==> flow/design.v <==
module  MUX2x1_ASYNC #  ( parameter  WIDTH = 16 )
  (
  input    wire signed [WIDTH-1:0]           Input_One   ,
  input    wire signed [WIDTH-1:0]           Input_Two   ,
  input    wire                              Selection   ,
  output   wire        [WIDTH-1:0]           Output_Mux 
  );
assign  Output_Mux  = (Selection) ? Input_One:Input_Two;
endmodule
module  Register_File # ( parameter WIDTH = 16            , 
                                    DEPTH = 8             
                                    )
  (
    input     wire    signed    [WIDTH-1:0]   Input_Re    ,
    input     wire    signed    [WIDTH-1:0]   Input_Im    ,
    input     wire                            clk         ,
    input     wire                            rst         ,
    input     wire                            Enable      ,
    output    wire    signed    [WIDTH-1:0]   Output_Re   ,
    output    wire    signed    [WIDTH-1:0]   Output_Im     
  );
  reg signed  [WIDTH-1:0] reg_re [DEPTH-1:0];
  reg signed  [WIDTH-1:0] reg_im [DEPTH-1:0];
integer I;
assign Output_Re = reg_re [DEPTH-1];
assign Output_Im = reg_im [DEPTH-1];
  always @  ( posedge  clk  or  negedge rst )
  begin
    if(~rst)
      begin
        for (  I = 0  ;  I <  DEPTH ; I = I+1 )
        begin
          reg_re[I] <=  'b0 ;
          reg_im[I] <=  'b0 ;
        end
      end
    else
      begin
        if(Enable)
          begin
            reg_re[0] <=  Input_Re ;
            reg_im[0] <=  Input_Im ;
            for(  I = 1 ; I < DEPTH ; I = I+1  )
            begin
             reg_re[I] <=  reg_re[I-1];
             reg_im[I] <=  reg_im[I-1];
            end
          end
        else
          begin
             for (  I = 0  ;  I <  DEPTH ; I = I+1 )
              begin
                reg_re[I] <=  'b0 ;
                reg_im[I] <=  'b0 ;
             end
          end
      end
  end
endmodule
module Swap # ( parameter WIDTH = 16  )
  (
  input   wire    signed  [ WIDTH-1  : 0 ]    Input_Re        ,
  input   wire    signed  [ WIDTH-1  : 0 ]    Input_Im        ,
  input   wire                                Control_signal  ,
  output  wire    signed  [ WIDTH-1  : 0 ]    Output_Re       ,
  output  wire    signed  [ WIDTH-1  : 0 ]    Output_Im       
  );
  wire    signed  [ WIDTH-1  : 0 ]    input_re_complement       ;  
  wire    signed  [ WIDTH-1  : 0 ]    input_im_complement       ;  
assign input_re_complement  =    Input_Im ;
assign input_im_complement  =    (~Input_Re )+1'b1;
MUX2x1_ASYNC #(.WIDTH(WIDTH)) U5_MUX_Re
(
.Input_One  (input_re_complement)               ,
.Input_Two  (Input_Re)    ,
.Selection  (Control_signal)         ,
.Output_Mux (Output_Re)
);
MUX2x1_ASYNC #(.WIDTH(WIDTH)) U6_MUX_Im
(
.Input_One  (input_im_complement)               ,
.Input_Two  (Input_Im)    ,
.Selection  (Control_signal)         ,
.Output_Mux (Output_Im)
);
endmodule
module Butterfly #    ( parameter         WIDTH    = 16 ,
                                          DEPTH    = 8  
                                          )
  (
  input   wire    signed    [WIDTH-1:0]   Input_Re      ,
  input   wire    signed    [WIDTH-1:0]   Input_Im      ,
  input   wire                            clk           ,
  input   wire                            rst           ,
  input   wire                            ctrl_signal   ,
  input   wire                            cordic_valid  ,
  output  wire    signed    [WIDTH-1:-0]  Output_Re     ,
  output  wire    signed    [WIDTH-1:0]   Output_Im
  );
  wire  signed [WIDTH-1:0]    reg_re_out      ;
  wire  signed [WIDTH-1:0]    reg_im_out      ;
  wire  signed [WIDTH-1:0]    mux_out_one     ; 
  wire  signed [WIDTH-1:0]    mux_out_two     ; 
  wire  signed [WIDTH-1:0]    mux_one_in      ; 
  wire  signed [WIDTH-1:0]    mux_two_in      ; 
  wire  signed [WIDTH-1:0]    mux_three_in    ; 
  wire  signed [WIDTH-1:0]    mux_four_in     ; 
  assign mux_two_in   =  reg_re_out - Input_Re  ;
  assign mux_one_in   =  reg_im_out - Input_Im  ;
  assign mux_three_in =  Input_Im + reg_im_out;
  assign mux_four_in  =  Input_Re + reg_re_out;
  Register_File #(.WIDTH(16),.DEPTH(DEPTH)) U1_REGFILE
(
.Input_Re   (mux_out_two)   ,
.Input_Im   (mux_out_one)   , 
.clk        (clk)           ,
.rst        (rst)           ,
.Output_Re  (reg_re_out)    ,
.Enable     (cordic_valid)  ,
.Output_Im  (reg_im_out)   
);
MUX2x1_ASYNC #(.WIDTH(WIDTH)) U1_MUX 
(
.Input_One  (mux_one_in)      ,
.Input_Two  (Input_Im)        ,
.Selection  (ctrl_signal)     ,
.Output_Mux (mux_out_one)
);
MUX2x1_ASYNC #(.WIDTH(WIDTH)) U2_MUX 
(
.Input_One  (mux_two_in)      ,
.Input_Two  (Input_Re)        ,
.Selection  (ctrl_signal)     ,
.Output_Mux (mux_out_two)
);
MUX2x1_ASYNC #(.WIDTH(WIDTH)) U3_MUX 
(
.Input_One  (mux_three_in)    ,
.Input_Two  (reg_im_out)      ,
.Selection  (ctrl_signal)     ,
.Output_Mux (Output_Im)
);
MUX2x1_ASYNC #(.WIDTH(WIDTH)) U4_MUX 
(
.Input_One  (mux_four_in)    ,
.Input_Two  (reg_re_out)     ,
.Selection  (ctrl_signal)    ,
.Output_Mux (Output_Re)
);  
endmodule
module multiplier #(parameter WIDTH       =16        ,
                              FIXED_POINT =11
                              )
(
  input   wire signed   [WIDTH-1:0]     In_One_Re    ,
  input   wire signed   [WIDTH-1:0]     In_One_Im    ,
  input   wire signed   [WIDTH-1:0]     In_Two_Re    ,
  input   wire signed   [WIDTH-1:0]     In_Two_Im    ,
  input   wire                          clk          ,
  input   wire                          rst          ,
  input   wire                          Enable       ,
  output  reg  signed   [WIDTH-1:0]     Out_Re       ,
  output  reg  signed   [WIDTH-1:0]     Out_Im
  );
  wire  signed [WIDTH-1:0]      subtractor_one;  
  wire  signed [WIDTH-1:0]      subtractor_two;  
  wire  signed [WIDTH-1:0]      add_one       ;  
  wire  signed [(2*WIDTH)-1:0]  multi_one     ;  
  wire  signed [(2*WIDTH)-1:0]  multi_two     ;  
  wire  signed [(2*WIDTH)-1:0]  multi_three   ;  
  wire  signed [2*WIDTH:0]      add_re        ;  
  wire  signed [2*WIDTH:0]      add_im        ;  
assign subtractor_one   =   In_One_Re-In_One_Im;
assign subtractor_two   =   In_Two_Re-In_Two_Im;
assign add_one          =   In_One_Re+In_One_Im;
assign multi_one     =   In_Two_Re  * subtractor_one;
assign multi_two     =   In_One_Im  * subtractor_two;
assign multi_three   =   In_Two_Im  * add_one       ;
assign add_re       =    multi_one   + multi_two      ;
assign add_im       =    multi_three + multi_two      ;
always @ (*)
begin
     if(Enable)
       begin
        Out_Re = add_re[WIDTH+FIXED_POINT-1:FIXED_POINT] ;
        Out_Im = add_im[WIDTH+FIXED_POINT-1:FIXED_POINT] ;
       end
     else
      begin
        Out_Re  =  'b0;
        Out_Im  =  'b0;  
      end
end
endmodule
module  exponential # ( parameter   WIDTH=16 )
  (
  input   wire            Multiplier_Enable   ,
  input   wire            clk                 ,
  input   wire            rst                 ,
  output  reg             mux_selection       ,
  output  reg [WIDTH-1:0] br                  ,
  output  reg [WIDTH-1:0] bi                  
  );
  reg [3:0] counter;
  localparam       [WIDTH-1:0]        w2R = 'b0000010110101000 ,
								                      W2I = 'b1111101001011000 ,
								                     	W4R = 'b0000000000000000 ,
								                     	W4I = 'b1111100000000000 ,
								                     	W6R = 'b1111101001011000 ,
								                     	W6I = 'b1111101001011000 ,
								                     	W1R = 'b0000011101100100 ,
								                     	W1I = 'b1111110011110000 ,
								                     	W3R = 'b0000001100010000 ,
								                     	W3I = 'b1111100010011100 ,
								                     	W9R = 'b1111100010011100 ,
								                     	W9I = 'b0000001100010000 ;
always  @ ( posedge clk or  negedge rst)
begin
   if(!rst)
    begin
      counter <=  'b0;
    end
   else
    begin
      if(Multiplier_Enable)
         begin
          counter <= counter +1'b1;
        end
     else
        begin
         counter <=counter;
        end
    end
end
always @(*)
begin
	if(counter =='d5 || counter == 'd10)
	begin
		br = w2R;
		bi = W2I;
		mux_selection = 'b1;
	end
	else if(counter =='d6)
	begin
		br = W4R;
		bi = W4I;
		mux_selection = 'b1;
	end
	else if (counter =='d7 || counter == 'd14)
	begin
		br = W6R;
		bi = W6I;
		mux_selection = 'b1;
	end
	else if (counter =='d9 )
	begin
		br = W1R;
		bi = W1I;
		mux_selection = 'b1;
	end
	else if (counter =='d11 || counter == 'd13)
	begin
		br = W3R;
		bi = W3I;
		mux_selection = 'b1;
	end
	else if (counter =='d15 )
	begin
		br = W9R;
		bi = W9I;
		mux_selection = 'b1;
	end
	else
	begin
		br = 'b1;
		bi = 'b1;
		mux_selection = 'b0;
	end
end
endmodule
module Control_Unit # ( parameter   WIDTH     = 16  ,
                                    STAGES    = 6   
                                    )
  (
  input   wire                clk                 ,   
  input   wire                rst                 ,
  input   wire                Cordic_Valid        ,
  output  reg                 Multiplier_Enable   ,
  output  reg                 FFT_Valid           ,
  output  wire   [STAGES-1:0] Control_Signal_Out
  );
  reg   [4:0] counter ; 
  wire     c1,c2,c3,c4,c5,c6;
  assign Control_Signal_Out = {c6,c5,c4,c3,c2,c1} ;
  always @(posedge clk or negedge rst)
begin
    if(!rst)
    begin
        FFT_Valid <= 'b0;
        Multiplier_Enable <= 'b0;
    end
    else
    begin
        if(counter == 'd14)
          begin
            FFT_Valid <= 'b1;
          end
        else
          begin
            FFT_Valid <=FFT_Valid;  
          end
        if(counter == 'd11)
        begin
            Multiplier_Enable <= 'b1;
        end
    end
end
always  @ ( posedge clk or  negedge rst)
begin
  if(!rst)
   begin
     counter  <=  'b0;
   end  
  else
    begin
      if(Cordic_Valid)
        begin
          counter <= counter  + 'b1;   
        end
      else
        begin
          counter <=  counter ;
        end
    end
end
assign c6 = counter[0]                                    ;
assign c5= counter[0] &(!counter[1])                      ;
assign c4 = counter[1]                                    ;
assign c3 = counter[2]                                    ;
assign c2 = (~counter[3]&counter[2])                        ; 
assign c1 = counter[3]                                    ;      
endmodule
module FFT_TOB  # ( parameter   DEPTH_BUTTER_ONE    = 8    ,
                                DEPTH_BUTTER_TWO    = 4    ,
                                DEPTH_BUTTER_THREE  = 2    ,
                                DEPTH_BTTER_FOUR    = 1    ,  
                                WIDTH               = 16   ,
                                STAGES              = 6    ,
                                FIXED_POINT         = 11   )
( 
input     wire    signed      [WIDTH-1:0]     Input_re          ,
input     wire    signed      [WIDTH-1:0]     Input_Im          ,
input     wire                                cordic_Valid      ,
input     wire                                clk               ,
input     wire                                rst               ,
output    wire    signed      [WIDTH-1:0]     Output_FFT_Re     ,
output    wire    signed      [WIDTH-1:0]     Output_FFT_Im     ,
output    wire                                Data_Valid    
);
wire   [STAGES-1:0]   control_output        ;
wire                  multiplier_enable     ;
wire                  mux_selection         ;
wire     [WIDTH-1:0]  output_re_stage_one   ;
wire     [WIDTH-1:0]  output_im_stage_one   ;
wire     [WIDTH-1:0]  output_re_stage_two   ;
wire     [WIDTH-1:0]  output_im_stage_two   ;
wire     [WIDTH-1:0]  output_re_stage_three ;
wire     [WIDTH-1:0]  output_im_stage_three ;
wire     [WIDTH-1:0]  output_re_swap_one    ;
wire     [WIDTH-1:0]  output_im_swap_one    ;
wire     [WIDTH-1:0]  output_re_swap_two    ;
wire     [WIDTH-1:0]  output_im_swap_two    ;
wire     [WIDTH-1:0]  output_re_twiddle     ;
wire     [WIDTH-1:0]  output_im_twiddle     ;
wire     [WIDTH-1:0]  output_re_multiplier  ;
wire     [WIDTH-1:0]  output_im_multiplier  ;
wire     [WIDTH-1:0]  output_re_mux         ;
wire     [WIDTH-1:0]  output_im_mux         ;
Control_Unit #(.WIDTH(WIDTH),.STAGES(STAGES)) U1_Control
(
.clk                 (clk)                  ,   
.rst                 (rst)                  ,
.Cordic_Valid        (cordic_Valid)         ,
.Multiplier_Enable   (multiplier_enable)    ,
.FFT_Valid           (Data_Valid)           ,
.Control_Signal_Out  (control_output)
);
Butterfly #(.WIDTH(WIDTH),.DEPTH(DEPTH_BUTTER_ONE)) U1_Butterfly
(
.Input_Re      (Input_re)                   ,
.Input_Im      (Input_Im)                   ,
.clk           (clk)                        ,
.rst           (rst)                        ,
.ctrl_signal   (control_output[0])          ,
.cordic_valid  (cordic_Valid)               ,
.Output_Re     (output_re_stage_one)        ,
.Output_Im     (output_im_stage_one)
);
Swap #(.WIDTH(WIDTH)) U1_Swap
(
.Input_Re         (output_re_stage_one)    ,
.Input_Im         (output_im_stage_one)    ,
.Control_signal   (control_output[1])      ,
.Output_Re        (output_re_swap_one)     ,
.Output_Im        (output_im_swap_one)
);
Butterfly #(.WIDTH(WIDTH),.DEPTH(DEPTH_BUTTER_TWO)) U2_Butterfly
(
.Input_Re      (output_re_swap_one)        ,
.Input_Im      (output_im_swap_one)        ,
.clk           (clk)                       ,
.rst           (rst)                       ,
.ctrl_signal   (control_output[2])         ,
.cordic_valid  (cordic_Valid)              ,
.Output_Re     (output_re_stage_two)       , 
.Output_Im     (output_im_stage_two)
);
exponential #(.WIDTH(WIDTH)) U1_Exponential
(
.Multiplier_Enable   (multiplier_enable)                   ,
.clk                 (clk)                ,
.rst                 (rst)                ,
.mux_selection       (mux_selection)      ,
.br                  (output_re_twiddle)  ,
.bi                  (output_im_twiddle) 
);
multiplier #(.WIDTH(WIDTH),.FIXED_POINT(FIXED_POINT)) U1_Multiplier
(
.In_One_Re   (output_re_stage_two)        ,
.In_One_Im   (output_im_stage_two)        ,
.In_Two_Re   (output_re_twiddle)          ,
.In_Two_Im   (output_im_twiddle)          ,
.clk         (clk)                        ,
.rst         (rst)                        ,
.Enable      (multiplier_enable)          ,
.Out_Re      (output_re_multiplier)       ,
.Out_Im      (output_im_multiplier)
);
MUX2x1_ASYNC #(.WIDTH(WIDTH))  U1_Mux_Re_Multiplier
(
.Input_One  (output_re_multiplier)        ,    
.Input_Two  (output_re_stage_two)         ,
.Selection  (mux_selection)               ,
.Output_Mux (output_re_mux)
);
MUX2x1_ASYNC #(.WIDTH(WIDTH))  U1_Mux_Im_Multiplier
(
.Input_One  (output_im_multiplier)        ,
.Input_Two  (output_im_stage_two)         ,
.Selection  (mux_selection)               ,
.Output_Mux (output_im_mux)
);
Butterfly #(.WIDTH(WIDTH),.DEPTH(DEPTH_BUTTER_THREE)) U3_Butterfly
(
.Input_Re      (output_re_mux)            ,
.Input_Im      (output_im_mux)            ,
.clk           (clk)                      ,
.rst           (rst)                      ,
.ctrl_signal   (control_output[3])        ,
.cordic_valid  (cordic_Valid)             ,
.Output_Re     (output_re_stage_three)    ,
.Output_Im     (output_im_stage_three)
 );
Swap #(.WIDTH(WIDTH)) U2_Swap
(
.Input_Re         (output_re_stage_three) ,
.Input_Im         (output_im_stage_three) ,
.Control_signal   (control_output[4])     ,
.Output_Re        (output_re_swap_two)    ,
.Output_Im        (output_im_swap_two)
);
Butterfly #(.WIDTH(WIDTH),.DEPTH(DEPTH_BTTER_FOUR)) U4_Butterfly
(
.Input_Re      (output_re_swap_two)     ,  
.Input_Im      (output_im_swap_two)     ,
.clk           (clk)                    ,
.rst           (rst)                    ,
.ctrl_signal   (control_output[5])      ,
.cordic_valid  (cordic_Valid)           ,
.Output_Re     (Output_FFT_Re)          ,
.Output_Im     (Output_FFT_Im)
);
endmodule
Step by step through the tools: FFT_TOB. The steps from the RTL of FFT_TOB to its reports follow in flow order. Line numbers count from 1 in the design file above. Operators: Yosys type, input widths -> output width; for muxes data width and select width s. Library cell names are shortened. The mark -- stands for no value.

Design top: FFT_TOB. Clock input: clk. Cell library: sky130hd. Corner: tt_025C_1v80.

Word level. Yosys after proc, flatten, opt, wreduce and memory -nomap, before mapping. Enables and synchronous resets that opt folds into registers are not counted as muxes. Print and check cells are not counted. Equal cells are merged and count once.

The entry for equality and inequality tests reads 11. The entry for mux-type cells reads 72. The entry for reductions and logical operators reads 4. The entry for bitwise logic cells reads 5. Add/subtract/negate cells: 25. For multiply operators the number is 3.

Operators with widths (number): $mul 16x16->27 (3); $mux 16 (65); $sub 16x16->16 (10); $add 16x16->16 (9); $add 27x27->27 (2); $add 16x1->16 const B (2); $not 16->16 (2); $eq 4x4->1 const B (6); $eq 4x3->1 const B (3); $eq 5x4->1 const B (2); $mux 10 (1); $mux 1 (6); $add 5x1->5 const B (1); $add 4x1->4 const B (1); $logic_or 1x1->1 (3); $and 1x1->1 (2); $not 1->1 (1); $logic_not 1->1 (1).

The figure for register bits is 491. The figure for input port bits is 35. The figure for output and inout port bits is 33. Cells after elaboration: 154.

Logic depth. Depth = most cells in a row (Yosys ltp): at word level without a register or memory, in the mapped netlist without a sequential cell, where the memories' decode and read muxes count.

Under word-level depth stands 20. For ABC_AREA the number is 0. The entry for depth in mapped cells reads 81. Under mapped depth without buffers stands 80.

Netlist. The flow's flattened synthesis, as Yosys stat reports it; memories are mapped. The netlist is that of the ABC_AREA named above (0 if unset); the other value can give another one.

Cells by type: dfrtp_1 (number 491, total area 1.23E+04 µm²); fa_1 (number 615, total area 1.23E+04 µm²); ha_1 (number 543, total area 6.79E+03 µm²); inv_1 (number 978, total area 3.67E+03 µm²); xnor2_1 (number 297, total area 2.6E+03 µm²); and2_1 (number 374, total area 2.34E+03 µm²); nor2_1 (number 590, total area 2.21E+03 µm²); a21oi_1 (number 313, total area 1.57E+03 µm²); nand2_1 (number 347, total area 1.3E+03 µm²); o21bai_1 (number 115, total area 863.328 µm²); clkbuf_1 (number 174, total area 653.126 µm²); a211oi_1 (number 83, total area 623.098 µm²); mux2i_1 (number 61, total area 610.586 µm²); xor2_1 (number 68, total area 595.571 µm²); o21ai_0 (number 106, total area 530.509 µm²); mux2_2 (number 40, total area 450.432 µm²); nand2b_1 (number 66, total area 412.896 µm²); a21o_1 (number 40, total area 300.288 µm²).

Other cell types: 91; their cells: 528.

The entry for mapped area reads 53930.5 µm². Under flip-flops stands 491. Under buffers stands 212. Area of sequential cells: 12286.8 µm². The entry for cell count reads 5829.

By module: a second synthesis without flattening, with its own total; a netlist apart from the flattened one above.

For cells (unflattened synthesis) the number is 6513. Under area (unflattened synthesis) stands 63031.7 µm².

Each row is one instance without its submodules.

By module: multiplier (sequential area 0.0 µm², cells 3177, area 28280.9 µm², times used 1); Register_File (sequential area 6406.1 µm², cells 540, area 8151.6 µm², times used 1); MUX2x1_ASYNC (WIDTH=16) (sequential area 0.0 µm², cells 18, area 249.0 µm², times used 22); Register_File (sequential area 3203.1 µm², cells 270, area 4191.5 µm², times used 1); Butterfly (sequential area 0.0 µm², cells 440, area 3154.3 µm², times used 1); Butterfly (sequential area 0.0 µm², cells 449, area 3133.0 µm², times used 1); Butterfly (sequential area 0.0 µm², cells 437, area 3026.7 µm², times used 1); Butterfly (sequential area 0.0 µm², cells 409, area 2879.0 µm², times used 1); Register_File (sequential area 1601.5 µm², cells 134, area 2112.0 µm², times used 1); Register_File (sequential area 800.8 µm², cells 67, area 1056.0 µm², times used 1); exponential (WIDTH=16) (sequential area 100.1 µm², cells 90, area 629.4 µm², times used 1); Swap (WIDTH=16) (sequential area 0.0 µm², cells 36, area 287.8 µm², times used 2); Control_Unit (sequential area 175.2 µm², cells 32, area 364.1 µm², times used 1); FFT_TOB (sequential area 0.0 µm², cells 0, area 0.0 µm², times used 1).

Timing after synthesis. Path of least setup slack by OpenSTA after synthesis, without wires, with an ideal clock, recovery checks aside; 20% of the period is set as input and as output delay. Where synthesis merged equal registers, the netlist keeps one of their names.

Kind: input port to output port. Start: in Input_re[0]. End: out Output_FFT_Im[15]. The entry for setup slack reads 775 ps. For driving pins on the path the number is 68. The entry for required time reads 21600 ps. External input delay: 5400 ps. The figure for path buffers is 2. For delay of the path the number is 15425 ps. The figure for output delay is 5400 ps. The entry for arrival reads 20825 ps. The figure for time at the first pin is 5400 ps. Clock period: 27000 ps. The figure for synthesis period reached is 26225 ps.

"delay of the path" = arrival - input delay + setup time. At an output port there is no setup time. "driving pins on the path": output pins that drive a net of the path, with the launching flip-flop's if there is one; two outputs of one cell count as two. "synthesis period reached" is the clock period less the worst setup slack; recovery checks do not enter. This is arithmetic on one report: input and output delays are still those of the set period (20% each). Between the ends stands the longest chain of elaborated cells between them, by number of cells; it is not shown to be the way that was timed. Of several equally long chains one is given. Each line given opens the expression or statement behind the cell; cells for indexed reads and writes are added by Yosys, which also makes memories of some case tables.

Path through: ha_1 -> fa_1 -> nand2b_1 -> a221oi_4 -> o2111ai_1 -> and3b_1 -> nand3_2 -> or4_1 -> a211oi_1 -> xnor2_1 -> mux2i_1 -> a21oi_1 -> ha_1 -> inv_1 -> o22ai_1 -> o31a_1 -> or3_1 -> a31o_2 -> (+32 left out) -> o21ai_0 -> a21boi_0 -> o21a_1 -> or3_1 -> a31oi_1 -> xnor2_1 -> nor2_1 -> a21oi_1 -> ha_1 -> clkbuf_1 -> a21oi_1 -> o21bai_1 -> a21oi_1 -> o21bai_1 -> a21oi_1 -> nor3_1 -> nand3b_1 -> xnor2_1. For cells in the longest elaborated chain the number is 19. Elaborated cells on any way between the ends: 30. Source lines of those cells: 12. Those cells by class: 12 x add/sub; 3 x mul; 13 x mux; 2 x logic.

Ends and longest elaborated chain, after synthesis: from (decl) (RTL line 351) `input     wire    signed      [WIDTH-1:0]     Input_re          ,`; $add 16x16->16 (RTL line 111) `assign mux_four_in  =  Input_Re + reg_re_out;`; $mux 16 (RTL line 8) `assign  Output_Mux  = (Selection) ? Input_One:Input_Two;`; $not 16->16 (RTL line 71) `assign input_im_complement  =    (~Input_Re )+1'b1;`; $add 16x1->16 (RTL line 71); $mux 16 (RTL line 8); $add 16x16->16 (RTL line 110) `assign mux_three_in =  Input_Im + reg_im_out;`; $mux 16 (RTL line 8); (+5 left out); $add 16x16->16 (RTL line 111); $mux 16 (RTL line 8); $not 16->16 (RTL line 71); $add 16x1->16 (RTL line 71); $mux 16 (RTL line 8); $add 16x16->16 (RTL line 110); $mux 16 (RTL line 8); to (decl) (RTL line 357) `output    wire    signed      [WIDTH-1:0]     Output_FFT_Im     ,`.

Worst path after layout. Path of least setup slack in the final report of flow run A (OpenROAD, finished layout, wires in). Where an end is a register, its clock arrival counts in the times. The path's times are printed in steps of 10 ps; the period is the one set.

Kind: input port to output port. Start: in Input_re[2]. End: out Output_FFT_Re[14]. External input delay: 5320 ps. The figure for output delay is 5320 ps. The entry for required time reads 21280 ps. For driving pins on the path the number is 66. The figure for time at the first pin is 5320 ps. The entry for arrival reads 20920 ps. Clock period: 26600 ps. The entry for setup slack reads 360 ps. The figure for path buffers is 12.

Between the ends stands the longest chain of elaborated cells between them, by number of cells; it is not shown to be the way that was timed. Of several equally long chains one is given.

Path through: clkbuf_2 -> inv_1 -> ha_1 -> buf_4 -> nand2b_4 -> o311a_4 -> o21ai_2 -> a211oi_4 -> nand3_2 -> or4_4 -> a211oi_2 -> buf_4 -> xnor2_2 -> mux2i_1 -> a21oi_1 -> buf_4 -> ha_4 -> a21o_1 -> (+30 left out) -> fa_1 -> fa_1 -> fa_1 -> inv_1 -> ha_1 -> or3_4 -> a32oi_1 -> buf_4 -> inv_1 -> ha_1 -> xnor2_1 -> mux2_2 -> mux2_2 -> ha_4 -> buf_4 -> xnor2_1 -> mux2_2 -> dlygate4sd2_1. For cells in the longest elaborated chain the number is 17. Elaborated cells on any way between the ends: 28. Source lines of those cells: 12. Those cells by class: 11 x add/sub; 3 x mul; 13 x mux; 1 x logic.

Ends and longest elaborated chain, after layout: from (decl) (RTL line 351) `input     wire    signed      [WIDTH-1:0]     Input_re          ,`; $add 16x16->16 (RTL line 111) `assign mux_four_in  =  Input_Re + reg_re_out;`; $mux 16 (RTL line 8) `assign  Output_Mux  = (Selection) ? Input_One:Input_Two;`; $not 16->16 (RTL line 71) `assign input_im_complement  =    (~Input_Re )+1'b1;`; $add 16x1->16 (RTL line 71); $mux 16 (RTL line 8); $add 16x16->16 (RTL line 110) `assign mux_three_in =  Input_Im + reg_im_out;`; $mux 16 (RTL line 8); (+2 left out); $add 27x27->27 (RTL line 179) `assign add_re       =    multi_one   + multi_two      ;`; $mux 16 (RTL line 183) `if(Enable)`; $mux 16 (RTL line 8); $add 16x16->16 (RTL line 111); $mux 16 x2 (RTL line 8); $add 16x16->16 (RTL line 111); $mux 16 (RTL line 8); to (decl) (RTL line 356) `output    wire    signed      [WIDTH-1:0]     Output_FFT_Re     ,`.

Stored flow runs of FFT_TOB (2 of them; Yosys, OpenROAD, sky130hd). They differ in their settings and are not a sequence. Constraints: input delay and output delay 20% of the set period each, output load 0.01 pF. "period achieved" = clock period - worst setup slack. The figure is calculated, with input and output delays left at 20% of the set period. "time used up by the worst setup path" means the part of the period allowed to the worst setup path (the constraints hold back 20% at inputs and 20% at outputs) less its slack; where the path has registers, the arrival times of their clocks count too. "time used up by the worst setup path" is given in steps of 10 ps.

Files of flow run A:
==> flow/run.sh <==
#!/bin/bash
# the make line also repeats the synthesis and layout settings of config.mk as NAME=value (left out here)
make -C /OpenROAD-flow-scripts/flow DESIGN_CONFIG=/design/flow/config.mk WORK_HOME=/design/flow/orfs CLKGATE_MAP_FILE= finish
==> flow/config.mk <==
export PLATFORM = sky130hd
export DESIGN_NAME = FFT_TOB
export DESIGN_NICKNAME = FFT_TOB
export VERILOG_FILES = /design/flow/design.v
export SDC_FILE = /design/flow/constraint.sdc
export NUM_CORES = 4
export LEC_CHECK = 0
export CAP_MARGIN = 20
export CORE_MARGIN = 2
export CORE_UTILIZATION = 33
export SLEW_MARGIN = 20
==> flow/constraint.sdc <==
create_clock -name core_clock -period 26.6 [get_ports {clk}]
set_input_delay 5.3200 -clock core_clock [delete_from_list [all_inputs] [get_ports {clk}]]
set_output_delay 5.3200 -clock core_clock [all_outputs]
set_load 0.01 [all_outputs]

Results of flow run A. The area of the synthesized netlist is 53930.5 µm². For the setup TNS the run shows 0 ps. The measured post-route utilization is 0.408. The worst slack on setup checks comes to 359 ps. The measured period achieved is 26241 ps. The area of the die stands at 166676.0 µm². For the area of the standard cells in the finished layout the run shows 66367.4 µm². The measured lowest hold slack is 448 ps. The time used up by the worst setup path reads 15600 ps. Critical path type: input port to output port.

Files of flow run B:
==> flow/run.sh <==
#!/bin/bash
# the make line also repeats the synthesis and layout settings of config.mk as NAME=value (left out here)
make -C /OpenROAD-flow-scripts/flow DESIGN_CONFIG=/design/flow/config.mk WORK_HOME=/design/flow/orfs CLKGATE_MAP_FILE= finish
==> flow/config.mk <==
export PLATFORM = sky130hd
export DESIGN_NAME = FFT_TOB
export DESIGN_NICKNAME = FFT_TOB
export VERILOG_FILES = /design/flow/design.v
export SDC_FILE = /design/flow/constraint.sdc
export NUM_CORES = 4
export LEC_CHECK = 0
export ABC_AREA = 1
export CAP_MARGIN = 20
export CELL_PAD_IN_SITES_DETAIL_PLACEMENT = 1
export CORE_ASPECT_RATIO = 1.44
export CORE_MARGIN = 8
export CORE_UTILIZATION = 67
export GPL_TIMING_DRIVEN = 0
export MIN_ROUTING_LAYER = met2
export SETUP_SLACK_MARGIN = -1.3
export SLEW_MARGIN = 30
==> flow/constraint.sdc <==
create_clock -name core_clock -period 31.6 [get_ports {clk}]
set_input_delay 6.3200 -clock core_clock [delete_from_list [all_inputs] [get_ports {clk}]]
set_output_delay 6.3200 -clock core_clock [all_outputs]
set_load 0.01 [all_outputs]

Outcome of flow run B: did not finish, placement stopped with DPL-0033.
